==> flow/design.v <==
module conv_1d #(
    parameter DATA_WIDTH  = 8,
    parameter KERNEL_SIZE = 16
) (
    input logic clk,
    input logic arst_n,
    input  logic [DATA_WIDTH-1:0] signal_data,
    input  logic                  signal_vld,
    input  logic                  signal_last,
    output logic                  signal_rdy,
    input  logic [KERNEL_SIZE*DATA_WIDTH-1:0] kernel,
    output logic [DATA_WIDTH*2+$clog2(KERNEL_SIZE)-1:0] result_data,
    output logic                    result_vld,
    output logic                    result_last,
    input  logic                    result_rdy
);
  localparam PRODUCT_WIDTH = (DATA_WIDTH * 2);
  localparam RESULT_WIDTH  = PRODUCT_WIDTH + $clog2(KERNEL_SIZE);
  logic [KERNEL_SIZE-1:0][DATA_WIDTH-1:0] signal_buf;
  logic shift_vld;
  logic shift_last;
  always_ff @(posedge clk or negedge arst_n) begin
    if (!arst_n) begin
      signal_buf <= '0;
      shift_vld <= 1'b0;
      shift_last <= 1'b0;
    end else begin 
      if (signal_vld) begin  
        signal_buf <= {signal_data, signal_buf[KERNEL_SIZE-1:1]}; 
      end
      shift_vld <= signal_vld;
      shift_last <= signal_vld & signal_last;
    end
  end
  logic [KERNEL_SIZE-1:0][PRODUCT_WIDTH-1:0] products;
  always_comb begin
    for (int i = 0; i < KERNEL_SIZE; i++) begin
      products[i] = kernel[i*DATA_WIDTH +: DATA_WIDTH] * signal_buf[i];
    end
  end
  logic [KERNEL_SIZE-1:0][PRODUCT_WIDTH-1:0] products_buf;
  logic products_vld;
  logic products_last;
  always_ff @(posedge clk or negedge arst_n) begin
    if (!arst_n) begin
      products_buf <= '0;
      products_vld <= 1'b0;
      products_last <= 1'b0;
    end else begin
      products_buf <= products;
      products_vld <= shift_vld;
      products_last <= shift_last;
    end
  end
  logic [RESULT_WIDTH-1:0] sum;
  always_comb begin
    sum = 0;
    for (int i = 0; i < KERNEL_SIZE; i++) begin
      sum += products_buf[i];
    end
  end
  logic [RESULT_WIDTH-1:0] sum_buf;
  logic sum_vld;
  logic sum_last;
  always_ff @(posedge clk or negedge arst_n) begin
    if (!arst_n) begin
      sum_buf <= '0;
      sum_vld <= 1'b0;
      sum_last <= 1'b0;
    end else begin
      sum_buf <= sum;
      sum_vld <= products_vld;
      sum_last <= products_last;
    end
  end
  assign result_data = sum_buf;
  assign result_vld  = sum_vld;
  assign result_last = sum_last;
  assign signal_rdy  = 1'b1;
endmodule
From RTL to reports: conv_1d

The steps from the RTL of conv_1d to its reports follow in flow order.
Line numbers count from 1 in the design file above.
Operators: Yosys type, input widths -> output width; for muxes data width and select width s.
Cell names lack the library's common part.
Not given: -

Top: conv_1d
Clock: clk
Standard-cell library: sky130hd
Timing corner: tt_025C_1v80

Elaborated design

Counts by Yosys on the flattened word-level netlist (proc, flatten, opt, wreduce; memories kept). Register bits leave out memories and registers merged into their read ports (data or address); mux counts leave out enables and synchronous resets folded into registers. Print and check cells are left out. Cells with the same type and inputs are merged into one.

Word-level cells: 41
Flip-flop bits (word level): 410
Input port bits: 141

Add/sub/neg operators: 15
Bitwise gates (word level): 1
$mul: 16

Operators with widths:

| operator       | number |
| $mul 8x8->16   | 16 |
| $add 20x16->20 | 11 |
| $add 19x16->20 | 1 |
| $add 18x16->19 | 1 |
| $add 17x16->18 | 1 |
| $add 16x16->17 | 1 |
| $and 1x1->1    | 1 |

Longest topological paths

Depth = most cells in a row (Yosys ltp): at word level without a register or memory, in the mapped netlist without a sequential cell, where the memories' decode and read muxes count.

Depth in word-level cells: 15
ABC_AREA: 0
Mapped depth: 20
Gate-level depth less buffers: 20

Netlist

Source: synth_stat.txt of the flow (Yosys; design flattened, memories mapped). It holds for the ABC_AREA given above (unset counts as 0); a run with the other value may have another netlist.
The area totals of this step are shown rounded.

Flip-flops: 410
Chip area (Yosys): 51000 um^2
Sequential part of the area: 10000 um^2
Cell count: 5167

Cells by type:

| type     | number | total area (um^2) |
| fa_1     | 796    | 1.59E+04 |
| dfrtp_1  | 410    | 1.03E+04 |
| ha_1     | 605    | 7569.76 |
| inv_1    | 1131   | 4.25E+03 |
| and2_1   | 556    | 3.48E+03 |
| nand2_1  | 548    | 2.06E+03 |
| mux2_2   | 128    | 1.44E+03 |
| xnor2_1  | 139    | 1.22E+03 |
| a21oi_1  | 123    | 615.59 |
| clkbuf_1 | 123    | 461.693 |
| o21ai_0  | 86     | 430.413 |
| nor2_1   | 99     | 371.606 |
| a21o_1   | 49     | 367.853 |
| xor2_1   | 37     | 324.061 |
| nand2b_1 | 32     | 200.192 |
| nor2b_1  | 29     | 181.424 |
| o21a_1   | 22     | 165.158 |
| nor3_1   | 30     | 150.144 |

Not listed: further types 47, cells in them 224.

Path before layout

Path of least setup slack by OpenSTA after synthesis, without wires, with an ideal clock, recovery checks aside; 20% of the period is set as input and as output delay. Where synthesis merged equal registers, the netlist keeps one of their names.

Kind: flip-flop to flip-flop
Start point: register (no name shown)
End point: register sum_buf[18]
Delay of the path: 5.368 ns
Buffers on the path: 0
Path slack: 0.632 ns
Driving pins on the path: 19
Data required time: 5.872 ns
Data arrival time: 5.240 ns
Time at the first pin: 0.000 ns
Clock period: 6.0 ns
Synthesis period reached: 5.368 ns

"delay of the path" = arrival - input delay + setup time.
"driving pins on the path": output pins that drive a net of the path, with the launching flip-flop's if there is one; two outputs of one cell count as two.
"synthesis period reached" is the clock period less the worst setup slack; recovery checks do not enter. This is arithmetic on one report: input and output delays are still those of the set period (20% each).
Between the ends stands the longest chain of elaborated cells between them, by number of cells; it is not shown to be the way that was timed. Of several equally long chains one is given.
A line is the first line of the expression or statement that the cell stems from. Yosys adds cells for indexed reads and writes and turns some case tables into memories.

Path through: dfrtp_1 -> fa_1 -> inv_1 -> fa_1 -> inv_1 -> fa_1 -> fa_1 -> fa_1 -> inv_1 -> fa_1 -> inv_1 -> ha_1 -> fa_1 -> a211oi_1 -> o21ai_0 -> a31oi_2 -> o21ai_1 -> mux2i_1 -> xor2_1
Length of the longest elaborated chain: 10
Elaborated cells between the ends (all ways): 10
Source lines of those cells: 1
Classes of those cells: add/sub: 10

Ends and longest elaborated chain, post-synthesis:

| what               | line | text |
| start: declaration | 41   |  |
| start: assignment  | 46   |  |
| start: assignment  | 50   |  |
| $add 20x16->20 x10 | 59   |  |
| end: assignment    | 67   | `sum_buf <= '0;` |
| end: assignment    | 71   | `sum_buf <= sum;` |
| end: declaration   | 62   | `logic [RESULT_WIDTH-1:0] sum_buf;` |

Path in the finished layout

Path of least setup slack in the final report of run 1 (OpenROAD, finished layout, wires in). Where an end is a register, its clock arrival counts in the times.

Kind: flip-flop to flip-flop
Start point: register (no name shown)
End point: register sum_buf[16]
Data arrival time: 6.05 ns
Path slack: 0.27 ns
Driving pins on the path: 19
Buffers on the path: 0
Clock period: 5.78 ns
Time at the first pin: 0.61 ns
Data required time: 6.31 ns

Between the ends stands the longest chain of elaborated cells between them, by number of cells; it is not shown to be the way that was timed. Of several equally long chains one is given.

Path through: dfrtp_1 -> fa_1 -> inv_1 -> fa_1 -> inv_1 -> fa_1 -> fa_1 -> fa_1 -> inv_1 -> fa_1 -> inv_1 -> ha_1 -> fa_2 -> a211oi_2 -> o21ai_1 -> a31oi_2 -> o221ai_1 -> a21oi_1 -> xnor2_1
Length of the longest elaborated chain: 10
Elaborated cells between the ends (all ways): 10
Source lines of those cells: 1
Classes of those cells: add/sub: 10

Ends and longest elaborated chain, after layout:

| what               | line | text |
| start: declaration | 41   |  |
| start: assignment  | 46   |  |
| start: assignment  | 50   |  |
| $add 20x16->20 x10 | 59   |  |
| end: assignment    | 67   | `sum_buf <= '0;` |
| end: assignment    | 71   | `sum_buf <= sum;` |
| end: declaration   | 62   | `logic [RESULT_WIDTH-1:0] sum_buf;` |

Ticket comment

Settings and measured results of 5 stored flow runs for module conv_1d (sky130hd), not sorted in any way. The constraints put input and output delay at 20% of the set period each and load the outputs with 0.01 pF.
By "period achieved" is meant the clock period of the run minus its worst setup slack. This is arithmetic on one report: input and output delays are still those of the set period (20% each).
"time used up by the worst setup path" is the time allowed to the run's worst setup path (the clock period less input and output delay, where it has them) less its slack. Clock arrival times count: a late capture clock shortens it, a late launch clock lengthens it.
Values from the reports are rounded here.
Among the settings, - means not set for that run.

| setting or result                         | run 1                  | run 2                  | run 3                  | run 4                  | run 5                  |
| CORE_UTILIZATION                          | 40                     | 40                     | 38                     | 40                     | 27                     |
| period_ns                                 | 5.78                   | 5.78                   | 6.0                    | 6.0                    | 3.45                   |
| CAP_MARGIN                                | 20                     | 20                     | 20                     | 20                     | 10                     |
| CORE_MARGIN                               | 2                      | 2                      | 2                      | 10                     | 7                      |
| SLEW_MARGIN                               | 20                     | 20                     | 10                     | 40                     | 20                     |
| SETUP_SLACK_MARGIN                        | -                      | 1.54                   | -0.13                  | 0.53                   | -                      |
| CELL_PAD_IN_SITES_DETAIL_PLACEMENT        | -                      | -                      | 1                      | -                      | -                      |
| MIN_ROUTING_LAYER                         | -                      | -                      | met2                   | -                      | met1                   |
| PLACE_DENSITY                             | -                      | -                      | 0.47                   | 0.39                   | -                      |
| ABC_AREA                                  | -                      | -                      | -                      | 0                      | 1                      |
| CELL_PAD_IN_SITES_GLOBAL_PLACEMENT        | -                      | -                      | -                      | 1                      | -                      |
| CORE_ASPECT_RATIO                         | -                      | -                      | -                      | 1.01                   | -                      |
| HOLD_SLACK_MARGIN                         | -                      | -                      | -                      | -0.03                  | -                      |
| TNS_END_PERCENT                           | -                      | -                      | -                      | 40                     | 15                     |
| CTS_CLUSTER_DIAMETER                      | -                      | -                      | -                      | -                      | 256                    |
| CTS_CLUSTER_SIZE                          | -                      | -                      | -                      | -                      | 13                     |
| GPL_ROUTABILITY_DRIVEN                    | -                      | -                      | -                      | -                      | 0                      |
| GPL_TIMING_DRIVEN                         | -                      | -                      | -                      | -                      | 1                      |
| PLACE_DENSITY_LB_ADDON                    | -                      | -                      | -                      | -                      | 0.15                   |
| overall die area (um^2)                   | 130000                 | 130000                 | 140000                 | 140000                 | 210000                 |
| period achieved (ns)                      | 5.512                  | 5.394                  | 5.839                  | 5.398                  | 4.779                  |
| post-route utilization (%)                | 45                     | 48                     | 43                     | 45                     | 35                     |
| sum of negative setup slack (ns)          | 0.000                  | 0.000                  | 0.000                  | 0.000                  | -66                    |
| time used up by the worst setup path (ns) | 5.51                   | 5.39                   | 5.84                   | 5.40                   | 4.78                   |
| type of the worst setup path              | flip-flop to flip-flop | flip-flop to flip-flop | flip-flop to flip-flop | flip-flop to flip-flop | flip-flop to flip-flop |
| netlist area reported by Yosys (um^2)     | 51000                  | 51000                  | 51000                  | 51000                  | 53000                  |
| smallest setup slack (ns)                 | 0.27                   | 0.39                   | 0.16                   | 0.60                   | -1.3                   |
